==> flow/design.v <==
module b58_cliky
	(
		CLOCK_50,						 
    KEY,
    SW,
    HEX0, HEX1, HEX2, HEX3, HEX4, HEX5, HEX6, HEX7,
		PLOT_X,
		PLOT_Y,
		PLOT_COLOUR,
		PLOT_EN
	);
	input			CLOCK_50;				 
	input   [9:0]   SW;
	input   [3:0]   KEY;
    output 	[6:0]   HEX0, HEX1, HEX2, HEX3, HEX4, HEX5, HEX6, HEX7;
	output	[7:0]	PLOT_X;
	output	[7:0]	PLOT_Y;
	output	[2:0]	PLOT_COLOUR;
	output			PLOT_EN;
   wire resetn;
   assign resetn = SW[0];
	wire [2:0] colour;
	wire [7:0] x;
        wire [7:0] y;
	wire writeEn;
	assign PLOT_X = x;
	assign PLOT_Y = y;
	assign PLOT_COLOUR = colour;
	assign PLOT_EN = writeEn;
   wire [2:0] next_square, curr_square;
   wire [6:0] next_colour;
   wire [2:0] curr_colour;
   wire [3:0] next_mode, curr_mode;
   wire [15:0] score, high_score;
   wire [3:0] lives;
   wire times_up, have_pressed, correct_answer;
   wire [9:0] squares_drawn;
   wire [19:0] current_state, next_state;
   wire [4:0] pressed_key;
   top_clicky top(
   		.clk(CLOCK_50),
   		.resetn(resetn),
   		.restart(SW[9]),
   		.key1(~KEY[3]), .key2(~KEY[2]), .key3(~KEY[1]), .key4(~KEY[0]),
   		.next_square(next_square), 
		.curr_square(curr_square),
   		.next_colour(next_colour), 
   		.curr_colour(curr_colour),
   		.next_mode(next_mode), 
   		.curr_mode(curr_mode),
   		.score(score),
  		.high_score(high_score),
  		.lives(lives),
  		.x(x), 
  		.y(y),  
  		.colour(colour),  
  		.times_up(times_up), 
  		.have_pressed(have_pressed), 
  		.correct_answer(correct_answer),
  		.squares_drawn(squares_drawn),
   		.current_state(current_state), 
   		.next_state(next_state),
   		.pressed_key(pressed_key),
   		.plot(writeEn)  
   		);
      hex_display score_1(
        .IN(score[3:0]),
        .OUT(HEX0)
      );
      hex_display score_2(
        .IN(score[7:4]),
        .OUT(HEX1)
      );
	hex_display high_score_1(
        .IN(high_score[3:0]),
        .OUT(HEX6)
      );
	hex_display high_score_2(
        .IN(high_score[7:4]),
        .OUT(HEX7)
      );
      hex_display lives_count(
        .IN(lives),
        .OUT(HEX4)
      );
	assign HEX5 = 7'b1000111;
	assign HEX3 = 7'b0010010;
	assign HEX2 = 7'b1000110;
endmodule
module hex_display(IN, OUT);
   input [3:0] IN;
	 output reg [6:0] OUT;
	 always @(*)
	 begin
		case(IN[3:0])
			4'b0000: OUT = 7'b1000000;
			4'b0001: OUT = 7'b1111001;
			4'b0010: OUT = 7'b0100100;
			4'b0011: OUT = 7'b0110000;
			4'b0100: OUT = 7'b0011001;
			4'b0101: OUT = 7'b0010010;
			4'b0110: OUT = 7'b0000010;
			4'b0111: OUT = 7'b1111000;
			4'b1000: OUT = 7'b0000000;
			4'b1001: OUT = 7'b0011000;
			4'b1010: OUT = 7'b0001000;
			4'b1011: OUT = 7'b0000011;
			4'b1100: OUT = 7'b1000110;
			4'b1101: OUT = 7'b0100001;
			4'b1110: OUT = 7'b0000110;
			4'b1111: OUT = 7'b0001110;
			default: OUT = 7'b0111111;
		endcase
	end
endmodule
 module top_clicky(
   input clk, resetn, restart,
   input key1, key2, key3, key4,
   output wire [2:0] next_square, curr_square,
   output wire [6:0] next_colour, 
   output wire [2:0] curr_colour,
   output wire [3:0] next_mode,
   output wire [3:0] curr_mode,
   output wire [15:0] score,
   output wire [15:0] high_score,
   output wire [3:0] lives,
   output wire [7:0] x, y,
   output wire [2:0] colour,
   output wire times_up, have_pressed, correct_answer,
   output wire [9:0] squares_drawn,
   output wire [19:0] current_state, next_state,
   output wire [4:0] pressed_key,
   output wire plot
   );
    wire [4:0] ld_w_square;
    wire ld_next_square;
    wire update;
    wire reset, set_answer, drawing_bar;
    clicky_datapath d0(
      .clk(clk),
      .resetn(resetn),
      .start(1'd1),
      .reset(reset),
      .ld_w_square(ld_w_square),
      .ld_next_square(ld_next_square),
      .plot(plot),
      .pressed_key(pressed_key),
      .update(update),
      .set_answer(set_answer),
      .drawing_bar(drawing_bar),
      .times_up(times_up),
      .have_pressed(have_pressed), 
      .correct_answer(correct_answer),
      .squares_drawn(squares_drawn),
      .out_x(x),
      .out_y(y),
      .colour(colour),
      .score(score),
      .high_score(high_score),
      .lives(lives),
      .next_square(next_square),
      .next_colour(next_colour),
      .curr_colour(curr_colour),
      .curr_square(curr_square),
      .next_mode(next_mode),
      .curr_mode(curr_mode)
    );
    clicky_control c0(
      .resetn(resetn),
      .start(1'd1),
      .restart(restart),
      .times_up(times_up),
      .clk(clk),
      .key1(key1), 
      .key2(key2), 
      .key3(key3), 
      .key4(key4),
      .have_pressed(have_pressed), 
      .correct_answer(correct_answer),
      .squares_drawn(squares_drawn),
      .lives(lives), 
      .score(score),
      .ld_w_square(ld_w_square),
      .ld_next_square(ld_next_square),
      .plot(plot),
      .pressed_key(pressed_key),
      .update(update),
      .current_state(current_state), 
      .next_state(next_state),
      .reset(reset),
      .set_answer(set_answer),
      .drawing_bar(drawing_bar)
    );
endmodule
module clicky_control(
    input resetn,
    input start, 
    input restart,
    input times_up,
    input clk,
    input key1, key2, key3, key4,
    input have_pressed, correct_answer,
    input [9:0] squares_drawn,
    input [3:0] lives, 
    input [15:0] score,
    output reg [4:0] ld_w_square,
    output reg ld_next_square,
    output reg plot,
    output reg [4:0] pressed_key,
    output reg update,
    output reg [19:0] current_state, next_state,
    output reg reset,
    output reg set_answer,
    output reg drawing_bar
    );
    localparam
    START		           = 20'd1,
    LOAD_W_SQUARE_1		    =	20'd2,
    DRAW_W_SQUARE_1		    =	20'd3,
    DRAW_W_SQUARE_1_WAIT	    =	20'd4,
    LOAD_W_SQUARE_2		    =	20'd5,
    DRAW_W_SQUARE_2		    =	20'd6,
    DRAW_W_SQUARE_2_WAIT	    =	20'd7,
    LOAD_W_SQUARE_3		    =	20'd8,
    DRAW_W_SQUARE_3		    =	20'd9,
    DRAW_W_SQUARE_3_WAIT	    =	20'd10,
    LOAD_W_SQUARE_4		    =  20'd11,
    DRAW_W_SQUARE_4		    =  20'd12,
    DRAW_W_SQUARE_4_WAIT	    =	20'd13,
    LOAD_NEXT_SQUARE		    =  20'd14,
    DRAW_NEXT_SQUARE		    =	20'd15,
    DRAW_NEXT_SQUARE_WAIT	    =	20'd16,
    LOAD_LEFT_BAR           =    20'd30,
    DRAW_LEFT_BAR           =    20'd31,
    DRAW_LEFT_BAR_WAIT      =    20'd32,
    LOAD_RIGHT_BAR          =    20'd33,
    DRAW_RIGHT_BAR          =    20'd34,
    DRAW_RIGHT_BAR_WAIT     =    20'd35,
    WAIT_ANSWER		    =	20'd17,
    PRESSED_KEY_1_WAIT	    =	20'd19,
    PRESSED_KEY_2_WAIT	    =	20'd21,
    PRESSED_KEY_3_WAIT	    =	20'd23,
    PRESSED_KEY_4_WAIT	    =	20'd25,
    TIMES_UP			    =	20'd26,
    UPDATE_SCORE		    =	20'd27,
    RESTART			   	    =	20'd28,
    RESTART_WAIT	        =   20'd29,
	UPDATE_SCORE_WAIT		=   20'd36;
    always@(*)
    begin: state_table 
            case (current_state)
              START: next_state = start ? LOAD_W_SQUARE_1 : START;
              LOAD_W_SQUARE_1: next_state = DRAW_W_SQUARE_1;
              DRAW_W_SQUARE_1: next_state = (squares_drawn < 10'd256) ? DRAW_W_SQUARE_1 : DRAW_W_SQUARE_1_WAIT;
              DRAW_W_SQUARE_1_WAIT: next_state = LOAD_W_SQUARE_2;
              LOAD_W_SQUARE_2: next_state = DRAW_W_SQUARE_2;
              DRAW_W_SQUARE_2: next_state = (squares_drawn < 10'd256) ? DRAW_W_SQUARE_2 : DRAW_W_SQUARE_2_WAIT;
              DRAW_W_SQUARE_2_WAIT: next_state = LOAD_W_SQUARE_3;
              LOAD_W_SQUARE_3: next_state = DRAW_W_SQUARE_3;
              DRAW_W_SQUARE_3: next_state = (squares_drawn < 10'd256) ? DRAW_W_SQUARE_3 : DRAW_W_SQUARE_3_WAIT;
              DRAW_W_SQUARE_3_WAIT: next_state = LOAD_W_SQUARE_4;
              LOAD_W_SQUARE_4: next_state = DRAW_W_SQUARE_4;
              DRAW_W_SQUARE_4: next_state = (squares_drawn < 10'd256) ? DRAW_W_SQUARE_4 : DRAW_W_SQUARE_4_WAIT;
              DRAW_W_SQUARE_4_WAIT: next_state = LOAD_NEXT_SQUARE;
              LOAD_NEXT_SQUARE: next_state = DRAW_NEXT_SQUARE;
              DRAW_NEXT_SQUARE: next_state = (squares_drawn < 10'd256) ? DRAW_NEXT_SQUARE : DRAW_NEXT_SQUARE_WAIT;
              DRAW_NEXT_SQUARE_WAIT: next_state = LOAD_LEFT_BAR;
              LOAD_LEFT_BAR: next_state = DRAW_LEFT_BAR;
              DRAW_LEFT_BAR: next_state = (squares_drawn < 10'd480) ? DRAW_LEFT_BAR : DRAW_LEFT_BAR_WAIT;
              DRAW_LEFT_BAR_WAIT: next_state = LOAD_RIGHT_BAR;
              LOAD_RIGHT_BAR: next_state = DRAW_RIGHT_BAR;
              DRAW_RIGHT_BAR: next_state = (squares_drawn < 10'd480) ? DRAW_RIGHT_BAR : DRAW_RIGHT_BAR_WAIT;
              DRAW_RIGHT_BAR_WAIT: next_state = WAIT_ANSWER;
              WAIT_ANSWER:
                    begin
		              if (times_up == 1'b1)
                            next_state = TIMES_UP;
                      else if ((key1 == 1'b1) && (have_pressed == 1'b0))
                        	next_state = PRESSED_KEY_1_WAIT;
                      else if ((key2 == 1'b1) && (have_pressed == 1'b0))
                        	next_state = PRESSED_KEY_2_WAIT;
                      else if ((key3 == 1'b1) && (have_pressed == 1'b0))
                        	next_state = PRESSED_KEY_3_WAIT;
                      else if ((key4 == 1'b1) && (have_pressed == 1'b0))
                        	next_state = PRESSED_KEY_4_WAIT;
                      else
                        	next_state = WAIT_ANSWER;	
                    end
		    PRESSED_KEY_1_WAIT:
			begin
				if ((times_up == 1'b0) && (key1 == 1'b0))
					next_state = WAIT_ANSWER;
				else if (times_up == 1'b1)
					next_state = TIMES_UP;
				else
					next_state = PRESSED_KEY_1_WAIT;
			end
            PRESSED_KEY_2_WAIT:
			begin
				if ((times_up == 1'b0) && (key2 == 1'b0))
					next_state = WAIT_ANSWER;
				else if (times_up == 1'b1)
					next_state = TIMES_UP;
				else
					next_state = PRESSED_KEY_2_WAIT;
			end
            PRESSED_KEY_3_WAIT:
			begin
				if ((times_up == 1'b0) && (key3 == 1'b0))
					next_state = WAIT_ANSWER;
				else if (times_up == 1'b1)
					next_state = TIMES_UP;
				else
					next_state = PRESSED_KEY_3_WAIT;
			end
            PRESSED_KEY_4_WAIT:
			begin
				if ((times_up == 1'b0) && (key4 == 1'b0))
					next_state = WAIT_ANSWER;
				else if (times_up == 1'b1)
					next_state = TIMES_UP;
				else
					next_state = PRESSED_KEY_4_WAIT;
			end
                TIMES_UP: next_state = UPDATE_SCORE;
                UPDATE_SCORE: next_state = UPDATE_SCORE_WAIT;
					 UPDATE_SCORE_WAIT: next_state = (lives != 4'd0) ? LOAD_W_SQUARE_1 : RESTART;
                RESTART: next_state = restart ? RESTART_WAIT : RESTART;
                RESTART_WAIT: next_state = restart ? RESTART_WAIT : START;
            default:     next_state = START;
        endcase
    end
    always @(*)
    begin: enable_signals
	    set_answer = 1'b0;
      	reset = 1'b0;
      	ld_w_square = 5'd0;
		ld_next_square = 1'b0;
      	plot = 1'b0;
		pressed_key = 5'd0;
		update = 1'b0;
		drawing_bar = 1'b0;
        case (current_state)
           START:
             	begin
                reset = 1'b1;
                end
           LOAD_W_SQUARE_1: 
                begin
                set_answer = 1'b1;
                ld_w_square = 5'd1;
                end
           LOAD_W_SQUARE_2: 
                begin
                ld_w_square = 5'd2;
                end
           LOAD_W_SQUARE_3: 
                begin
                ld_w_square = 5'd3;
                end
           LOAD_W_SQUARE_4: 
                begin
                ld_w_square = 5'd4;
                end
           LOAD_NEXT_SQUARE: 
                begin
                ld_next_square = 1'b1;
                end
           LOAD_LEFT_BAR:
                begin
                ld_w_square = 5'd5;
                end
           LOAD_RIGHT_BAR:
                begin
                ld_w_square = 5'd6;
                end
           DRAW_W_SQUARE_1:
             	begin
                plot = 1'b1;
                end
           DRAW_W_SQUARE_2:
             	begin
                plot = 1'b1;
                end
           DRAW_W_SQUARE_3:
             	begin
                plot = 1'b1;
                end
           DRAW_W_SQUARE_4:
             	begin
                plot = 1'b1;
                end
           DRAW_NEXT_SQUARE:
             	begin
                plot = 1'b1;
                end
           DRAW_LEFT_BAR:
             	begin
                plot = 1'b1;
                drawing_bar = 1'b1;
                end
           DRAW_RIGHT_BAR:
             	begin
                plot = 1'b1;
                drawing_bar = 1'b1;
                end
           PRESSED_KEY_1_WAIT:
                begin
                pressed_key = 5'd1;
                end
           PRESSED_KEY_2_WAIT:
                begin
                pressed_key = 5'd2;
                end
           PRESSED_KEY_3_WAIT:
                begin
                pressed_key = 5'd3;
                end
           PRESSED_KEY_4_WAIT:
           	    begin
                pressed_key = 5'd4;
                end
           UPDATE_SCORE:
             	begin
                update = 1'b1;
                end
        endcase
    end 
    always@(posedge clk)
    begin: state_FFs
      if(!resetn || !start)
            current_state <= START;
        else
            current_state <= next_state;
    end 
endmodule
module clicky_datapath(
   input clk,
   input resetn,
   input start,
   input reset,
   input [4:0] ld_w_square,
   input ld_next_square,
   input plot,
   input [4:0] pressed_key,
   input update,
   input set_answer,
   input drawing_bar,
   output times_up,
   output reg have_pressed, correct_answer,
   output reg [9:0] squares_drawn,  
   output reg [7:0] out_x, out_y,
   output reg [2:0] colour, 
   output reg [15:0] score,
   output reg [15:0] high_score,
   output reg [3:0] lives,  
   output reg [2:0] next_square,
   output reg [6:0] next_colour,
   output reg [2:0] curr_colour,
   output reg [2:0] curr_square,
   output reg [3:0] next_mode,
   output reg [3:0] curr_mode
    );
    localparam
    w_square_1_x		=	8'd30,
    w_square_1_y		=	8'd52,
    w_square_2_x		=	8'd60,
    w_square_2_y		=	8'd52,
    w_square_3_x		=	8'd90,
    w_square_3_y		=	8'd52,
    w_square_4_x		=	8'd120,
    w_square_4_y		=	8'd52,
    left_bar_x          =   8'd0,
    right_bar_x         =   8'd156,
    bar_y               =   8'd0,
    black			=      3'b000,
    blue			=      3'b001,
    green			=      3'b010,
    cyan			=      3'b011,
    red			    =	   3'b100,
    pink			=      3'b101,
    yellow			=	   3'b110,
    white		    =	   3'b111;
    reg [17:0] max_count;
    reg inc_life, dec_life, inc_speed, dec_speed, inc_score, dec_score;
   rate_divider rate_div(
   			.clk(clk), 
   			.resetn(resetn),
   			.reset(reset), 
   			.max_count(max_count),
   		    .enable(times_up)
   		    );
   reg [7:0] x,y;
   reg [2:0] c;  
   reg [9:0] ct;
   wire [3:0] x_add = ct[3:0];
   wire [3:0] y_add = ct[7:4];
   wire [1:0] x_add_bar = ct[1:0];
   wire [7:0] y_add_bar = ct[9:2];
   always @(posedge clk)
   begin
		if (next_square >= 3'd4)
		    next_square <= 3'd0;
		else
		    next_square <= next_square + 3'd1;
		if (next_colour >= 7'd100)
		    next_colour <= 7'd0;
		else
		    next_colour <= next_colour + 7'd1;
		if (next_mode >= 4'd10)
		    next_mode <= 4'd0;
		else
		    next_mode <= next_mode + 7'd1;
       if (set_answer == 1'b1)
           correct_answer <= 1'b0;
        if (reset == 1'b1)
        begin
        x <= 8'd0;
        y <= 8'd0;
        c <= 3'd0;
        inc_speed <= 0;
        dec_speed <= 0;
        inc_life <= 0;
		  dec_life <= 0;
		  inc_score <= 0;
		  dec_score <= 0;
        have_pressed <= 1'd0;
        lives <= 4'd3;
        score <= 16'd0;
		  max_count <= 18'd18_000;
		  curr_mode <= 0;
        end
        if (update == 1'b1)
        begin
					 if (inc_speed)
    	            max_count <= max_count - (18'd1_000);
                if (dec_speed)
                    max_count <= max_count + (18'd1_000);
                if (inc_score)
					     begin
                    score <= score + 1;
						  if (high_score <= score+1)
								high_score <= score +1;
						  end
                if (dec_score)
                    score <= score - 1;
                if (inc_life)
                    lives <= lives + 1;
                if ((dec_life) & (lives != 0)) 
                    lives <= lives - 1;
					 if ((have_pressed == 1'b0) && ((curr_colour == 3'd0) || (curr_colour == 3'd1)) && (lives != 3'd0))
					     lives <= lives -1;
		    if (curr_mode == 4'd0)      
		    begin
		        if (next_mode == 4'd1)   
		            curr_mode <= 4'd1;
		    end
		    else if (curr_mode == 4'd3)  
		        curr_mode <= 4'd0;
		    else                         
		        curr_mode <= curr_mode + 4'd1;
        end
        if (pressed_key == 5'd1)
            begin
            inc_speed <= 0;
            dec_speed <= 0;
            inc_life <= 0;
            dec_life <= 0;
            inc_score <= 0;
            dec_score <= 0;
            if (curr_mode == 4'd0)
            begin
                if (curr_colour == 3'd4 && curr_square == 3'd1)
                begin
                	inc_speed <= 1'b1;
                end
                else if (curr_colour == 3'd3 && curr_square == 3'd1)
                begin
                        dec_speed <= 1'b1;
                end
                else if (curr_colour == 3'd2 && curr_square == 3'd1)
                begin
                        inc_life <= 1'b1;
                end
                else if (curr_colour == 3'd1)
                begin
                    if (curr_square == 3'd1)
                        inc_score <= 1'b1;
                    else
                        dec_life <= 1'b1;
                end
                else if (curr_colour == 3'd0)
                begin
                    if (curr_square != 3'd1)
                        inc_score <= 1'b1;
                    else
                        dec_life <= 1'b1;
                end
            end
         	else
         	begin
                if (curr_colour == 3'd4 && curr_square == 3'd1)
                begin
                    dec_speed <= 1'b1;
                end
                else if (curr_colour == 3'd3 && curr_square == 3'd1)
                begin
                    inc_speed <= 1'b1;
                end
                else if (curr_colour == 3'd2 && curr_square == 3'd1)
                begin
                     dec_life <= 1'b1;
                end
                else if (curr_colour == 3'd0)
                begin
                    if (curr_square == 3'd1)
                        inc_score <= 1'b1;
                    else
                        dec_life <= 1'b1;
                end
                else if (curr_colour == 3'd1)
                begin
                    if (curr_square != 3'd1)
                        inc_score <= 1'b1;
                    else
                        dec_life <= 1'b1;
                end
         	end    
            have_pressed <= 1'b1;
            end
        if (pressed_key == 5'd2)
            begin
            inc_speed <= 0;
            dec_speed <= 0;
            inc_life <= 0;
            dec_life <= 0;
            inc_score <= 0;
            dec_score <= 0;
            if (curr_mode == 4'd0)
            begin
                if (curr_colour == 3'd4 && curr_square == 3'd2)
                begin
                	inc_speed <= 1'b1;
                end
                else if (curr_colour == 3'd3 && curr_square == 3'd2)
                begin
                        dec_speed <= 1'b1;
                end
                else if (curr_colour == 3'd2 && curr_square == 3'd2)
                begin
                        inc_life <= 1'b1;
                end
                else if (curr_colour == 3'd1)
                begin
                    if (curr_square == 3'd2)
                        inc_score <= 1'b1;
                    else
                        dec_life <= 1'b1;
                end
                else if (curr_colour == 3'd0)
                begin
                    if (curr_square != 3'd2)
                        inc_score <= 1'b1;
                    else
                        dec_life <= 1'b1;
                end
            end
         	else
         	begin
                if (curr_colour == 3'd4 && curr_square == 3'd2)
                begin
                    dec_speed <= 1'b1;
                end
                else if (curr_colour == 3'd3 && curr_square == 3'd2)
                begin
                    inc_speed <= 1'b1;
                end
                else if (curr_colour == 3'd2 && curr_square == 3'd2)
                begin
                     dec_life <= 1'b1;
                end
                else if (curr_colour == 3'd0)
                begin
                    if (curr_square == 3'd2)
                        inc_score <= 1'b1;
                    else
                        dec_life <= 1'b1;
                end
                else if (curr_colour == 3'd1)
                begin
                    if (curr_square != 3'd2)
                        inc_score <= 1'b1;
                    else
                        dec_life <= 1'b1;
                end
         	end    
            have_pressed <= 1'b1;
            end
        if (pressed_key == 5'd3)
            begin
            inc_speed <= 0;
            dec_speed <= 0;
            inc_life <= 0;
            dec_life <= 0;
            inc_score <= 0;
            dec_score <= 0;
            if (curr_mode == 4'd0)
            begin
                if (curr_colour == 3'd4 && curr_square == 3'd3)
                begin
                	inc_speed <= 1'b1;
                end
                else if (curr_colour == 3'd3 && curr_square == 3'd3)
                begin
                        dec_speed <= 1'b1;
                end
                else if (curr_colour == 3'd2 && curr_square == 3'd3)
                begin
                        inc_life <= 1'b1;
                end
                else if (curr_colour == 3'd1)
                begin
                    if (curr_square == 3'd3)
                        inc_score <= 1'b1;
                    else
                        dec_life <= 1'b1;
                end
                else if (curr_colour == 3'd0)
                begin
                    if (curr_square != 3'd3)
                        inc_score <= 1'b1;
                    else
                        dec_life <= 1'b1;
                end
            end
         	else
         	begin
                if (curr_colour == 3'd4 && curr_square == 3'd3)
                begin
                    dec_speed <= 1'b1;
                end
                else if (curr_colour == 3'd3 && curr_square == 3'd3)
                begin
                    inc_speed <= 1'b1;
                end
                else if (curr_colour == 3'd2 && curr_square == 3'd3)
                begin
                     dec_life <= 1'b1;
                end
                else if (curr_colour == 3'd0)
                begin
                    if (curr_square == 3'd3)
                        inc_score <= 1'b1;
                    else
                        dec_life <= 1'b1;
                end
                else if (curr_colour == 3'd1)
                begin
                    if (curr_square != 3'd3)
                        inc_score <= 1'b1;
                    else
                        dec_life <= 1'b1;
                end
         	end    
            have_pressed <= 1'b1;
            end
        if (pressed_key == 5'd4)
            begin
            inc_speed <= 0;
            dec_speed <= 0;
            inc_life <= 0;
            dec_life <= 0;
            inc_score <= 0;
            dec_score <= 0;
            if (curr_mode == 4'd0)
            begin
                if (curr_colour == 3'd4 && curr_square == 3'd4)
                begin
                	inc_speed <= 1'b1;
                end
                else if (curr_colour == 3'd3 && curr_square == 3'd4)
                begin
                        dec_speed <= 1'b1;
                end
                else if (curr_colour == 3'd2 && curr_square == 3'd4)
                begin
                        inc_life <= 1'b1;
                end
                else if (curr_colour == 3'd1)
                begin
                    if (curr_square == 3'd4)
                        inc_score <= 1'b1;
                    else
                        dec_life <= 1'b1;
                end
                else if (curr_colour == 3'd0)
                begin
                    if (curr_square != 3'd4)
                        inc_score <= 1'b1;
                    else
                        dec_life <= 1'b1;
                end
            end
         	else
         	begin
                if (curr_colour == 3'd4 && curr_square == 3'd4)
                begin
                    dec_speed <= 1'b1;
                end
                else if (curr_colour == 3'd3 && curr_square == 3'd4)
                begin
                    inc_speed <= 1'b1;
                end
                else if (curr_colour == 3'd2 && curr_square == 3'd4)
                begin
                     dec_life <= 1'b1;
                end
                else if (curr_colour == 3'd0)
                begin
                    if (curr_square == 3'd4)
                        inc_score <= 1'b1;
                    else
                        dec_life <= 1'b1;
                end
                else if (curr_colour == 3'd1)
                begin
                    if (curr_square != 3'd4)
                        inc_score <= 1'b1;
                    else
                        dec_life <= 1'b1;
                end
         	end    
            have_pressed <= 1'b1;
            end
        if (ld_w_square == 5'd1)
        begin
		      have_pressed <= 1'd0;
            x <= w_square_1_x;
            y <= w_square_1_y;
            c <= white;
				inc_speed <= 0;
            dec_speed <= 0;
            inc_life <= 0;
            dec_life <= 0;
            inc_score <= 0;
            dec_score <= 0;
        end
        else if (ld_w_square == 5'd2)
        begin
            x <= w_square_2_x;
            y <= w_square_2_y;
            c <= white;
        end
        else if (ld_w_square == 5'd3)
        begin
            x <= w_square_3_x;
            y <= w_square_3_y;
            c <= white;
        end
        else if (ld_w_square == 5'd4)
        begin
            x <= w_square_4_x;
            y <= w_square_4_y;
            c <= white;
        end
        else if (ld_w_square == 5'd5)
        begin
            x <= left_bar_x;
            y <= bar_y;
            if (curr_mode == 4'd0)
                c <= black;
            else
                c <= red;
        end
        else if (ld_w_square == 5'd6)
        begin
            x <= right_bar_x;
            y <= bar_y;
            if (curr_mode == 4'd0)
                c <= black;
            else
                c <= red;
        end
       if (ld_next_square == 1'b1)
       begin
	    if (score%5 == 4)
	    begin
	        max_count <= max_count - (18'd1_000);
	    end
	    if (next_colour >= 7'd0 && next_colour <= 7'd44)
	    begin
	            c <= red;
                curr_colour <= 3'd1;
        end
	    else if (next_colour >= 7'd45 && next_colour <= 7'd89)
	    begin
	            c <= yellow;
                curr_colour <= 3'd0;
        end
	    else if (next_colour >= 7'd90 && next_colour <= 7'd94)
	    begin
	            c <= green;
                curr_colour <= 3'd2;
        end
	    else if (next_colour >= 7'd95 && next_colour <= 7'd97)
	    begin
                c <= pink;
                curr_colour <= 3'd4;
        end
	    else if (next_colour >= 7'd98 && next_colour <= 7'd100)
	    begin
		        c <= cyan;
                curr_colour <= 3'd3;
        end
            if (next_square == 3'd1)
            begin
            	x <= w_square_1_x;
            	y <= w_square_1_y;
              	curr_square <= 3'd1;
            end
            else if (next_square == 3'd2)
            begin
            	x <= w_square_2_x;
            	y <= w_square_2_y;
                curr_square <= 3'd2;
            end
            else if (next_square == 3'd3)
            begin
            	x <= w_square_3_x;
            	y <= w_square_3_y;
                curr_square <= 3'd3;
            end
            else if (next_square == 3'd4)
            begin
            	x <= w_square_4_x;
            	y <= w_square_4_y;
                curr_square <= 3'd4;
            end
        end
        if (plot == 1'b0)
            ct <= 0;
        else if (ct == 10'd1023)
            begin
            ct <= 0;
            end
        else if (plot == 1'b1)
            ct <= ct + 1'b1;
        else
            ct <= ct;
        if (plot == 1'b0) 
        begin
            out_x <= 8'b0000_0000;
            out_y <= 8'b0000_0000;
            colour <= 3'b000;
            squares_drawn <= 10'd0;
        end
        else
        begin
            if (drawing_bar == 1'b1)
            begin
                out_x <= x + x_add_bar;
                out_y <= y + y_add_bar;
                colour <= c;
            end
            else
            begin
                out_x <= x + x_add;
                out_y <= y + y_add;
                colour <= c;
            end
            squares_drawn <= squares_drawn + 10'd1;
        end
        if (!resetn)
        begin
            lives <= 4'd3;
            score <= 16'd0;
            have_pressed <= 1'b0;
            correct_answer <= 1'b0;
            next_square <= 3'd1;
            next_colour <= 7'd0;
            squares_drawn <= 10'd0;
            max_count <= 18'd18_000;
            high_score <= 16'd0;
            inc_life <= 0;
            dec_life <= 0;
            inc_speed <= 0;
            dec_speed <= 0;
            inc_score <= 0;
            dec_score <= 0;
            curr_mode <= 0;
            next_mode <= 0;
            curr_colour <= 3'd0;
            curr_square <= 3'd0;
            x <= 8'd0;
            y <= 8'd0;
            c <= 3'd0;
            ct <= 10'd0;
            out_x <= 8'd0;
            out_y <= 8'd0;
            colour <= 3'd0;
        end
    end
endmodule
module rate_divider(
  	input clk,
  	input resetn,
	input reset,
  	input [17:0] max_count, 
  	output reg enable
    );
  	reg [17:0] ct;
    always @(posedge clk)
    begin
		  if (!resetn)
		  begin
		      ct <= 18'd0;
				enable <= 1'b0;
		  end
		  else if (reset)
		  begin
		      ct <= max_count - 1;
				enable <= 1'b0;
		  end
        else if (ct > 0)
        begin
            ct <= ct - 18'd1;
      		enable <= 1'b0;
        end
        else
        begin
            ct <= max_count;
          	enable <= 1'b1;
        end
    end
endmodule
# Step by step through the tools: b58_cliky
# Each step is given for the RTL above and for the edited RTL.
# "orig" refers to lines of the RTL above, "edited" to lines of the edited file.
# "delta": "edited" minus "orig" as printed here. "change_rel_pct": 100 x difference / "orig".
# A cell with - has no value.
dict set report setup {
  design {b58_cliky}
  clock {CLOCK_50}
  cell_library {sky130hd}
  lib_corner {tt_025C_1v80}
}

# The edit
# Unified diff, file above to edited file.
# The edit is scripted: it alters the design's behaviour and was not made to optimise anything.
# begin of diff
@@ -4,5 +4,5 @@
     KEY,
     SW,
-    HEX0, HEX1, HEX2, HEX3, HEX4, HEX5, HEX6, HEX7,
+    HEX0_pad, HEX1, HEX2, HEX3, HEX4, HEX5, HEX6, HEX7,
 		PLOT_X,
 		PLOT_Y,
@@ -13,9 +13,13 @@
 	input   [9:0]   SW;
 	input   [3:0]   KEY;
-    output 	[6:0]   HEX0, HEX1, HEX2, HEX3, HEX4, HEX5, HEX6, HEX7;
+    output 	[6:0]   HEX0_pad, HEX1, HEX2, HEX3, HEX4, HEX5, HEX6, HEX7;
 	output	[7:0]	PLOT_X;
 	output	[7:0]	PLOT_Y;
 	output	[2:0]	PLOT_COLOUR;
 	output			PLOT_EN;
+	wire [6:0] HEX0;
+	reg [6:0] HEX0_reg;
+	always @(posedge CLOCK_50) HEX0_reg <= HEX0;
+	assign HEX0_pad = HEX0_reg;
    wire resetn;
    assign resetn = SW[0];
# end of diff

# Word level
# Yosys after proc, flatten, opt, wreduce and memory -nomap, before mapping. Print and check cells are not counted.
# Yosys's memory passes give these memory sizes; they may raise the number of words (mostly to a power of two), join words into wider ones and drop unused or constant bits.
# item orig edited delta change_rel_pct
set op_classes {}
lappend op_classes {n_addsub 17 17 0 0.00}
lappend op_classes {div 1 1 0 0.00}
lappend op_classes {n_cmp 17 17 0 0.00}
lappend op_classes {n_eq 62 62 0 0.00}
lappend op_classes {n_mux 270 269 -1 -0.37}
lappend op_classes {bitwise 9 9 0 0.00}
lappend op_classes {reduce_and_logical 45 45 0 0.00}
# op orig edited delta change_rel_pct
set op_table {}
lappend op_table {{4-bit two-way mux} 29 28 -1 -3.45}
# Unchanged operator kinds not shown: 64.
# item orig edited delta change_rel_pct
set bits {}
lappend bits {reg_bits 181 181 0 0.00}
lappend bits {romBits 1328 1328 0 0.00}
lappend bits {clocked_rd_ports_x_width 47 47 0 0.00}
lappend bits {memories 6 6 0 0.00}
lappend bits {in_bits 15 15 0 0.00}
lappend bits {output_inout_bits 76 76 0 0.00}
# item orig edited
set memory_table {}
lappend memory_table {memory_list {64x12 r1 w0; 16x7 r1 w0; 16x7 r1 w0; 16x7 r1 w0; 16x7 r1 w0; 16x7 r1 w0} {64x12 r1 w0; 16x7 r1 w0; 16x7 r1 w0; 16x7 r1 w0; 16x7 r1 w0; 16x7 r1 w0}}

# Longest topological paths
# Longest topological path by Yosys (ltp), each cell counted once; first at word level (registers and memories cut), then after technology mapping (sequential cells cut; the memories' decode and read muxes count).
# item orig edited delta change_rel_pct
set logic_depth {}
lappend logic_depth {word_depth 15 15 0 0.00}
lappend logic_depth {abc_area 0 0 - -}
lappend logic_depth {mapped_depth 50 59 9 18.00}
lappend logic_depth {depth_no_buf 41 45 4 9.76}

# After synthesis
# The flow's flattened synthesis, as Yosys stat reports it; memories are mapped. The netlist is that of the ABC_AREA named above (0 if unset); the other value can give another one.
# item orig edited delta change_rel_pct
set mapped {}
lappend mapped {stdcells 2625 2521 -104 -3.96}
lappend mapped {mapped_area_um2 18994.5 18520.3 -474.2 -2.50}
lappend mapped {seqArea_um2 4344.2 4344.2 0.0 0.00}
lappend mapped {flip_flops 217 217 0 0.00}
lappend mapped {buffers 168 182 14 8.33}
# cell orig edited delta change_rel_pct
set types {}
lappend types {sky130_fd_sc_hd__nor2_1 308 267 -41 -13.31}
lappend types {sky130_fd_sc_hd__a21oi_1 200 165 -35 -17.50}
lappend types {sky130_fd_sc_hd__mux2i_1 47 32 -15 -31.91}
lappend types {sky130_fd_sc_hd__a211oi_1 27 41 14 51.85}
lappend types {sky130_fd_sc_hd__buf_1 8 22 14 175.00}
lappend types {sky130_fd_sc_hd__nand3_1 92 105 13 14.13}
lappend types {sky130_fd_sc_hd__inv_1 106 94 -12 -11.32}
lappend types {sky130_fd_sc_hd__o21ai_0 159 148 -11 -6.92}
lappend types {sky130_fd_sc_hd__o21ai_1 24 13 -11 -45.83}
lappend types {sky130_fd_sc_hd__and3_1 32 42 10 31.25}
lappend types {sky130_fd_sc_hd__and2_1 34 43 9 26.47}
lappend types {sky130_fd_sc_hd__nand4_1 33 24 -9 -27.27}
lappend types {sky130_fd_sc_hd__clkbuf_1 113 106 -7 -6.19}
lappend types {sky130_fd_sc_hd__mux2_2 15 8 -7 -46.67}
lappend types {sky130_fd_sc_hd__o21a_1 15 22 7 46.67}
lappend types {sky130_fd_sc_hd__a21boi_0 11 4 -7 -63.64}
lappend types {sky130_fd_sc_hd__o211a_1 9 2 -7 -77.78}
lappend types {sky130_fd_sc_hd__xnor2_1 81 75 -6 -7.41}
# Unchanged cell types not shown: 16.
# Not every row of either side is listed.
# By module: a second synthesis without flattening, with its own total; a netlist apart from the flattened one above.
# item orig edited delta change_rel_pct
set hier_totals {}
lappend hier_totals {cells_unflattened 2535 2542 7 0.28}
lappend hier_totals {hier_area_um2 18749.2 18889.4 140.2 0.75}
# Each row is one instance without its submodules.
# module n_inst n_cells area_um2 seq_area_um2
set by_module_orig {}
lappend by_module_orig {clicky_datapath 1 1911 13870.8 2842.7}
lappend by_module_orig {clicky_control 1 238 1963.1 360.3}
lappend by_module_orig {rate_divider 1 183 1392.6 380.4}
lappend by_module_orig {hex_display 5 35 267.8 0.0}
lappend by_module_orig {b58_cliky 1 27 180.2 0.0}
lappend by_module_orig {top_clicky 1 1 3.8 0.0}
# module n_inst n_cells area_um2 seq_area_um2
set by_module_edited {}
lappend by_module_edited {clicky_datapath 1 1911 13870.8 2842.7}
lappend by_module_edited {clicky_control 1 238 1963.1 360.3}
lappend by_module_edited {rate_divider 1 183 1392.6 380.4}
lappend by_module_edited {hex_display 5 35 267.8 0.0}
lappend by_module_edited {b58_cliky 1 34 320.3 140.1}
lappend by_module_edited {top_clicky 1 1 3.8 0.0}

# Timing after synthesis
# OpenSTA on the mapped netlist: ideal clock, no wires. The path of least setup slack (recovery checks aside). Input and output delay are each 20% of the period. Register names are those of the netlist, which keeps one name where synthesis merged equal registers.
# item orig edited delta change_rel_pct
set synth_path {}
lappend synth_path {path_kind reg-to-reg reg-to-reg - -}
lappend synth_path {from {register (name not given)} {register (name not given)} - -}
lappend synth_path {to {register top.d0.max_count[9]} {register top.d0.max_count[12]} - -}
lappend synth_path {tclk_ps 16000 16000 0 0.00}
lappend synth_path {launch_ps 0 0 0 -}
lappend synth_path {arrival_time_ps 10728 11462 734 6.84}
lappend synth_path {required_time_ps 15931 15875 -56 -0.35}
lappend synth_path {path_slack_ps 5203 4413 -790 -}
lappend synth_path {delay_ps 10797 11587 790 7.32}
lappend synth_path {stages 47 55 8 17.02}
lappend synth_path {n_path_buf 6 9 3 50.00}
lappend synth_path {synth_period_reached_ps 10797 11587 790 7.32}
# "delay_ps" = arrival - input delay + setup time.
# "stages": output pins that drive a net of the path, with the launching flip-flop's if there is one; two outputs of one cell count as two.
# "synth_period_reached_ps" is the clock period less the worst setup slack; recovery checks do not enter. This is arithmetic on one report: input and output delays are still those of the set period (20% each).
# The rows between start and end are the longest chain of elaborated cells between them; the timing report does not say that the signal goes this way. Where chains are equally long, one stands for them.
# A line is the first line of the expression or statement that the cell stems from. Yosys adds cells for indexed reads and writes and turns some case tables into memories.
# A register here has more assigning lines than the two given.
dict set report synth_between_orig {
  path_cell_list {sky130_fd_sc_hd__dfxtp_1 > sky130_fd_sc_hd__buf_2 > sky130_fd_sc_hd__nor2_2 > sky130_fd_sc_hd__inv_2 > sky130_fd_sc_hd__ha_1 > sky130_fd_sc_hd__nor2b_1 > sky130_fd_sc_hd__buf_2 > sky130_fd_sc_hd__a31oi_1 > sky130_fd_sc_hd__o21ai_1 > sky130_fd_sc_hd__or4_4 > sky130_fd_sc_hd__o211a_1 > sky130_fd_sc_hd__buf_6 > sky130_fd_sc_hd__o32ai_4 > sky130_fd_sc_hd__xnor2_1 > sky130_fd_sc_hd__or4_4 > sky130_fd_sc_hd__or2_1 > sky130_fd_sc_hd__o21a_1 > sky130_fd_sc_hd__or3_1 > [... 11 more ...] > sky130_fd_sc_hd__nor4_2 > sky130_fd_sc_hd__o21ai_2 > sky130_fd_sc_hd__xnor2_2 > sky130_fd_sc_hd__ha_1 > sky130_fd_sc_hd__o21ai_0 > sky130_fd_sc_hd__mux2i_1 > sky130_fd_sc_hd__o21ai_1 > sky130_fd_sc_hd__nand3_1 > sky130_fd_sc_hd__nor3_2 > sky130_fd_sc_hd__mux2_4 > sky130_fd_sc_hd__buf_2 > sky130_fd_sc_hd__o21ai_1 > sky130_fd_sc_hd__o31ai_1 > sky130_fd_sc_hd__nor4_1 > sky130_fd_sc_hd__o211ai_1 > sky130_fd_sc_hd__nor3_4 > sky130_fd_sc_hd__mux2_2 > sky130_fd_sc_hd__o21ai_1}
  elab_chain_len 4
  cells_between 4
  classes_between {div: 1; eq/ne: 1; mux: 2}
}
# item line
set synth_lines_orig {}
lappend synth_lines_orig {{start, declared} 454}
lappend synth_lines_orig {{start, assigned} 541}
lappend synth_lines_orig {{start, assigned} 546}
lappend synth_lines_orig {{16-bit by 3-bit modulo with 32-bit output} 886}
lappend synth_lines_orig {{32-bit by 3-bit == test with 1-bit output} 886}
lappend synth_lines_orig {{18-bit two-way mux} 886}
lappend synth_lines_orig {{18-bit two-way mux} 884} ;# if (ld_next_square == 1'b1)
lappend synth_lines_orig {{end, assigned} 538} ;# max_count <= max_count + (18'd1_000);
lappend synth_lines_orig {{end, assigned} 888} ;# max_count <= max_count - (18'd1_000);
lappend synth_lines_orig {{end, declared} 484} ;# reg [17:0] max_count;
dict set report synth_between_edited {
  path_cell_list {sky130_fd_sc_hd__dfxtp_1 > sky130_fd_sc_hd__buf_2 > sky130_fd_sc_hd__nor2_4 > sky130_fd_sc_hd__inv_1 > sky130_fd_sc_hd__ha_1 > sky130_fd_sc_hd__and2b_2 > sky130_fd_sc_hd__o221ai_1 > sky130_fd_sc_hd__nand3_2 > sky130_fd_sc_hd__a211oi_1 > sky130_fd_sc_hd__a221oi_4 > sky130_fd_sc_hd__a21o_1 > sky130_fd_sc_hd__or4_1 > sky130_fd_sc_hd__o21ai_2 > sky130_fd_sc_hd__and2_1 > sky130_fd_sc_hd__buf_4 > sky130_fd_sc_hd__mux2_2 > sky130_fd_sc_hd__buf_4 > sky130_fd_sc_hd__nand4_1 > [... 19 more ...] > sky130_fd_sc_hd__o32ai_1 > sky130_fd_sc_hd__a22oi_1 > sky130_fd_sc_hd__and2b_1 > sky130_fd_sc_hd__o311a_1 > sky130_fd_sc_hd__buf_6 > sky130_fd_sc_hd__buf_4 > sky130_fd_sc_hd__xnor2_1 > sky130_fd_sc_hd__inv_1 > sky130_fd_sc_hd__ha_1 > sky130_fd_sc_hd__inv_1 > sky130_fd_sc_hd__nand2_1 > sky130_fd_sc_hd__nand3_1 > sky130_fd_sc_hd__xnor2_1 > sky130_fd_sc_hd__a32oi_1 > sky130_fd_sc_hd__or3_1 > sky130_fd_sc_hd__a2111o_1 > sky130_fd_sc_hd__and3b_1 > sky130_fd_sc_hd__o41a_1}
  elab_chain_len 4
  cells_between 4
  classes_between {div: 1; eq/ne: 1; mux: 2}
}
# item line
set synth_lines_edited {}
lappend synth_lines_edited {{start, declared} 458}
lappend synth_lines_edited {{start, assigned} 545}
lappend synth_lines_edited {{start, assigned} 550}
lappend synth_lines_edited {{16-bit by 3-bit modulo with 32-bit output} 890}
lappend synth_lines_edited {{32-bit by 3-bit == test with 1-bit output} 890}
lappend synth_lines_edited {{18-bit two-way mux} 890}
lappend synth_lines_edited {{18-bit two-way mux} 888} ;# if (ld_next_square == 1'b1)
lappend synth_lines_edited {{end, assigned} 542} ;# max_count <= max_count + (18'd1_000);
lappend synth_lines_edited {{end, assigned} 892} ;# max_count <= max_count - (18'd1_000);
lappend synth_lines_edited {{end, declared} 488} ;# reg [17:0] max_count;

# Path in the finished layout
# From the final timing report of each run of set A: the path of least setup slack in the routed layout; clock arrival at registers is part of the times.
# The path's times are printed in steps of 10 ps; the period is the one set.
# item orig edited delta change_rel_pct
set layout_path {}
lappend layout_path {path_kind reg-to-reg reg-to-reg - -}
lappend layout_path {from {register (name not given)} {register (name not given)} - -}
lappend layout_path {to {register top.d0.max_count[9]} {register top.d0.max_count[12]} - -}
lappend layout_path {tclk_ps 15200 15200 0 0.00}
lappend layout_path {launch_ps 550 530 -20 -3.64}
lappend layout_path {arrival_time_ps 14720 14360 -360 -2.45}
lappend layout_path {required_time_ps 15690 15610 -80 -0.51}
lappend layout_path {path_slack_ps 970 1250 280 -}
lappend layout_path {stages 42 47 5 11.90}
lappend layout_path {n_path_buf 1 1 0 0.00}
# The rows between start and end are the longest chain of elaborated cells between them; the timing report does not say that the signal goes this way. Where chains are equally long, one stands for them.
# A register here has more assigning lines than the two given.
dict set report layout_between_orig {
  path_cell_list {sky130_fd_sc_hd__dfxtp_1 > sky130_fd_sc_hd__nor2_2 > sky130_fd_sc_hd__inv_2 > sky130_fd_sc_hd__ha_1 > sky130_fd_sc_hd__nor2b_1 > sky130_fd_sc_hd__a31oi_1 > sky130_fd_sc_hd__o21ai_1 > sky130_fd_sc_hd__or4_4 > sky130_fd_sc_hd__o211a_1 > sky130_fd_sc_hd__mux2_2 > sky130_fd_sc_hd__o32a_1 > sky130_fd_sc_hd__or4_4 > sky130_fd_sc_hd__or2_1 > sky130_fd_sc_hd__o21a_1 > sky130_fd_sc_hd__or3_1 > sky130_fd_sc_hd__mux2i_1 > sky130_fd_sc_hd__a211oi_1 > sky130_fd_sc_hd__or4_4 > [... 6 more ...] > sky130_fd_sc_hd__and2_1 > sky130_fd_sc_hd__o21ai_2 > sky130_fd_sc_hd__xnor2_2 > sky130_fd_sc_hd__ha_1 > sky130_fd_sc_hd__o21ai_0 > sky130_fd_sc_hd__mux2i_1 > sky130_fd_sc_hd__o21ai_1 > sky130_fd_sc_hd__and3_1 > sky130_fd_sc_hd__nand3_1 > sky130_fd_sc_hd__a21boi_0 > sky130_fd_sc_hd__and4bb_1 > sky130_fd_sc_hd__nand4b_1 > sky130_fd_sc_hd__o31ai_1 > sky130_fd_sc_hd__o211ai_1 > sky130_fd_sc_hd__nor3_4 > sky130_fd_sc_hd__buf_4 > sky130_fd_sc_hd__mux2_2 > sky130_fd_sc_hd__o21ai_1}
  elab_chain_len 4
  cells_between 4
  classes_between {div: 1; eq/ne: 1; mux: 2}
}
# item line
set layout_lines_orig {}
lappend layout_lines_orig {{start, declared} 454}
lappend layout_lines_orig {{start, assigned} 541}
lappend layout_lines_orig {{start, assigned} 546}
lappend layout_lines_orig {{16-bit by 3-bit modulo with 32-bit output} 886}
lappend layout_lines_orig {{32-bit by 3-bit == test with 1-bit output} 886}
lappend layout_lines_orig {{18-bit two-way mux} 886}
lappend layout_lines_orig {{18-bit two-way mux} 884} ;# if (ld_next_square == 1'b1)
lappend layout_lines_orig {{end, assigned} 538} ;# max_count <= max_count + (18'd1_000);
lappend layout_lines_orig {{end, assigned} 888} ;# max_count <= max_count - (18'd1_000);
lappend layout_lines_orig {{end, declared} 484} ;# reg [17:0] max_count;
dict set report layout_between_edited {
  path_cell_list {sky130_fd_sc_hd__dfxtp_1 > sky130_fd_sc_hd__nor2_4 > sky130_fd_sc_hd__inv_1 > sky130_fd_sc_hd__ha_1 > sky130_fd_sc_hd__and2b_2 > sky130_fd_sc_hd__o21ai_2 > sky130_fd_sc_hd__a32oi_1 > sky130_fd_sc_hd__a311oi_2 > sky130_fd_sc_hd__or3_1 > sky130_fd_sc_hd__and3_1 > sky130_fd_sc_hd__xnor2_1 > sky130_fd_sc_hd__a211oi_2 > sky130_fd_sc_hd__and2_1 > sky130_fd_sc_hd__mux2_2 > sky130_fd_sc_hd__a21oi_1 > sky130_fd_sc_hd__o221ai_2 > sky130_fd_sc_hd__nor4_4 > sky130_fd_sc_hd__nor3_2 > [... 11 more ...] > sky130_fd_sc_hd__nand4_1 > sky130_fd_sc_hd__a31oi_1 > sky130_fd_sc_hd__o32ai_1 > sky130_fd_sc_hd__a22oi_1 > sky130_fd_sc_hd__and2b_1 > sky130_fd_sc_hd__o311a_1 > sky130_fd_sc_hd__xnor2_1 > sky130_fd_sc_hd__inv_1 > sky130_fd_sc_hd__ha_1 > sky130_fd_sc_hd__inv_1 > sky130_fd_sc_hd__nand2_1 > sky130_fd_sc_hd__nand3_1 > sky130_fd_sc_hd__nor4_1 > sky130_fd_sc_hd__and4b_1 > sky130_fd_sc_hd__mux2i_1 > sky130_fd_sc_hd__a2111o_1 > sky130_fd_sc_hd__and3b_1 > sky130_fd_sc_hd__o41a_1}
  elab_chain_len 4
  cells_between 4
  classes_between {div: 1; eq/ne: 1; mux: 2}
}
# item line
set layout_lines_edited {}
lappend layout_lines_edited {{start, declared} 458}
lappend layout_lines_edited {{start, assigned} 545}
lappend layout_lines_edited {{start, assigned} 550}
lappend layout_lines_edited {{16-bit by 3-bit modulo with 32-bit output} 890}
lappend layout_lines_edited {{32-bit by 3-bit == test with 1-bit output} 890}
lappend layout_lines_edited {{18-bit two-way mux} 890}
lappend layout_lines_edited {{18-bit two-way mux} 888} ;# if (ld_next_square == 1'b1)
lappend layout_lines_edited {{end, assigned} 542} ;# max_count <= max_count + (18'd1_000);
lappend layout_lines_edited {{end, assigned} 892} ;# max_count <= max_count - (18'd1_000);
lappend layout_lines_edited {{end, declared} 488} ;# reg [17:0] max_count;

# Layout results
# Both versions went through the flow (Yosys, OpenROAD) with the same settings in each pair. Constraints: input delay and output delay 20% of the set period each, output load 0.01 pF.
dict set report settings_set_A {
  CORE_UTILIZATION 40
  PLACE_DENSITY 0.6
  period_ns 15.2
  CAP_MARGIN 20
  CORE_MARGIN 2
  SLEW_MARGIN 20
}
# item orig edited delta change_rel_pct
set measured_set_A {}
lappend measured_set_A {synthArea_um2 18994.5 18520.3 -474.2 -2.50}
lappend measured_set_A {die_footprint_um2 49246.3 48037.7 -1208.6 -2.45}
lappend measured_set_A {util_pct 44.2 44.3 0.1 -}
lappend measured_set_A {worstSetupSlack_ps 974 1254 280 -}
lappend measured_set_A {total_negative_slack_ps 0 0 0 -}
lappend measured_set_A {fin_hold_ws_ps 452 443 -9 -}
lappend measured_set_A {power_uw 1560 1562 2 0.13}
lappend measured_set_A {clock_period_reached_ps 14226 13946 -280 -1.97}
dict set report settings_set_B {
  CELL_PAD_IN_SITES_DETAIL_PLACEMENT 0
  CORE_MARGIN 6
  CORE_UTILIZATION 32
  GPL_ROUTABILITY_DRIVEN 0
  HOLD_SLACK_MARGIN -0.01
  MAX_ROUTING_LAYER {met5}
  MIN_ROUTING_LAYER {met2}
  PLACE_DENSITY_LB_ADDON 0.04
  SETUP_SLACK_MARGIN 2.42
  TNS_END_PERCENT 40
  period_ns 20.4
  CAP_MARGIN 20
  SLEW_MARGIN 20
}
# item orig edited delta change_rel_pct
set measured_set_B {}
lappend measured_set_B {synthArea_um2 18994.5 18520.3 -474.2 -2.50}
lappend measured_set_B {die_footprint_um2 65349.3 63794.1 -1555.2 -2.38}
lappend measured_set_B {util_pct 36.2 35.8 -0.4 -}
lappend measured_set_B {worstSetupSlack_ps 4262 4476 214 -}
lappend measured_set_B {total_negative_slack_ps 0 0 0 -}
lappend measured_set_B {fin_hold_ws_ps 453 447 -6 -}
lappend measured_set_B {power_uw 1250 1224 -26 -2.08}
lappend measured_set_B {clock_period_reached_ps 16138 15924 -214 -1.33}
# "clock_period_reached_ps": clock period set for the run, less the worst setup slack. It is reckoned from that one timing run; input and output delays stay at 20% of the period that was set.
# By "power_uw" is meant OpenSTA's value without simulated activity: inputs other than the clock are taken to toggle once in ten clock periods, and the tool carries that through the logic.
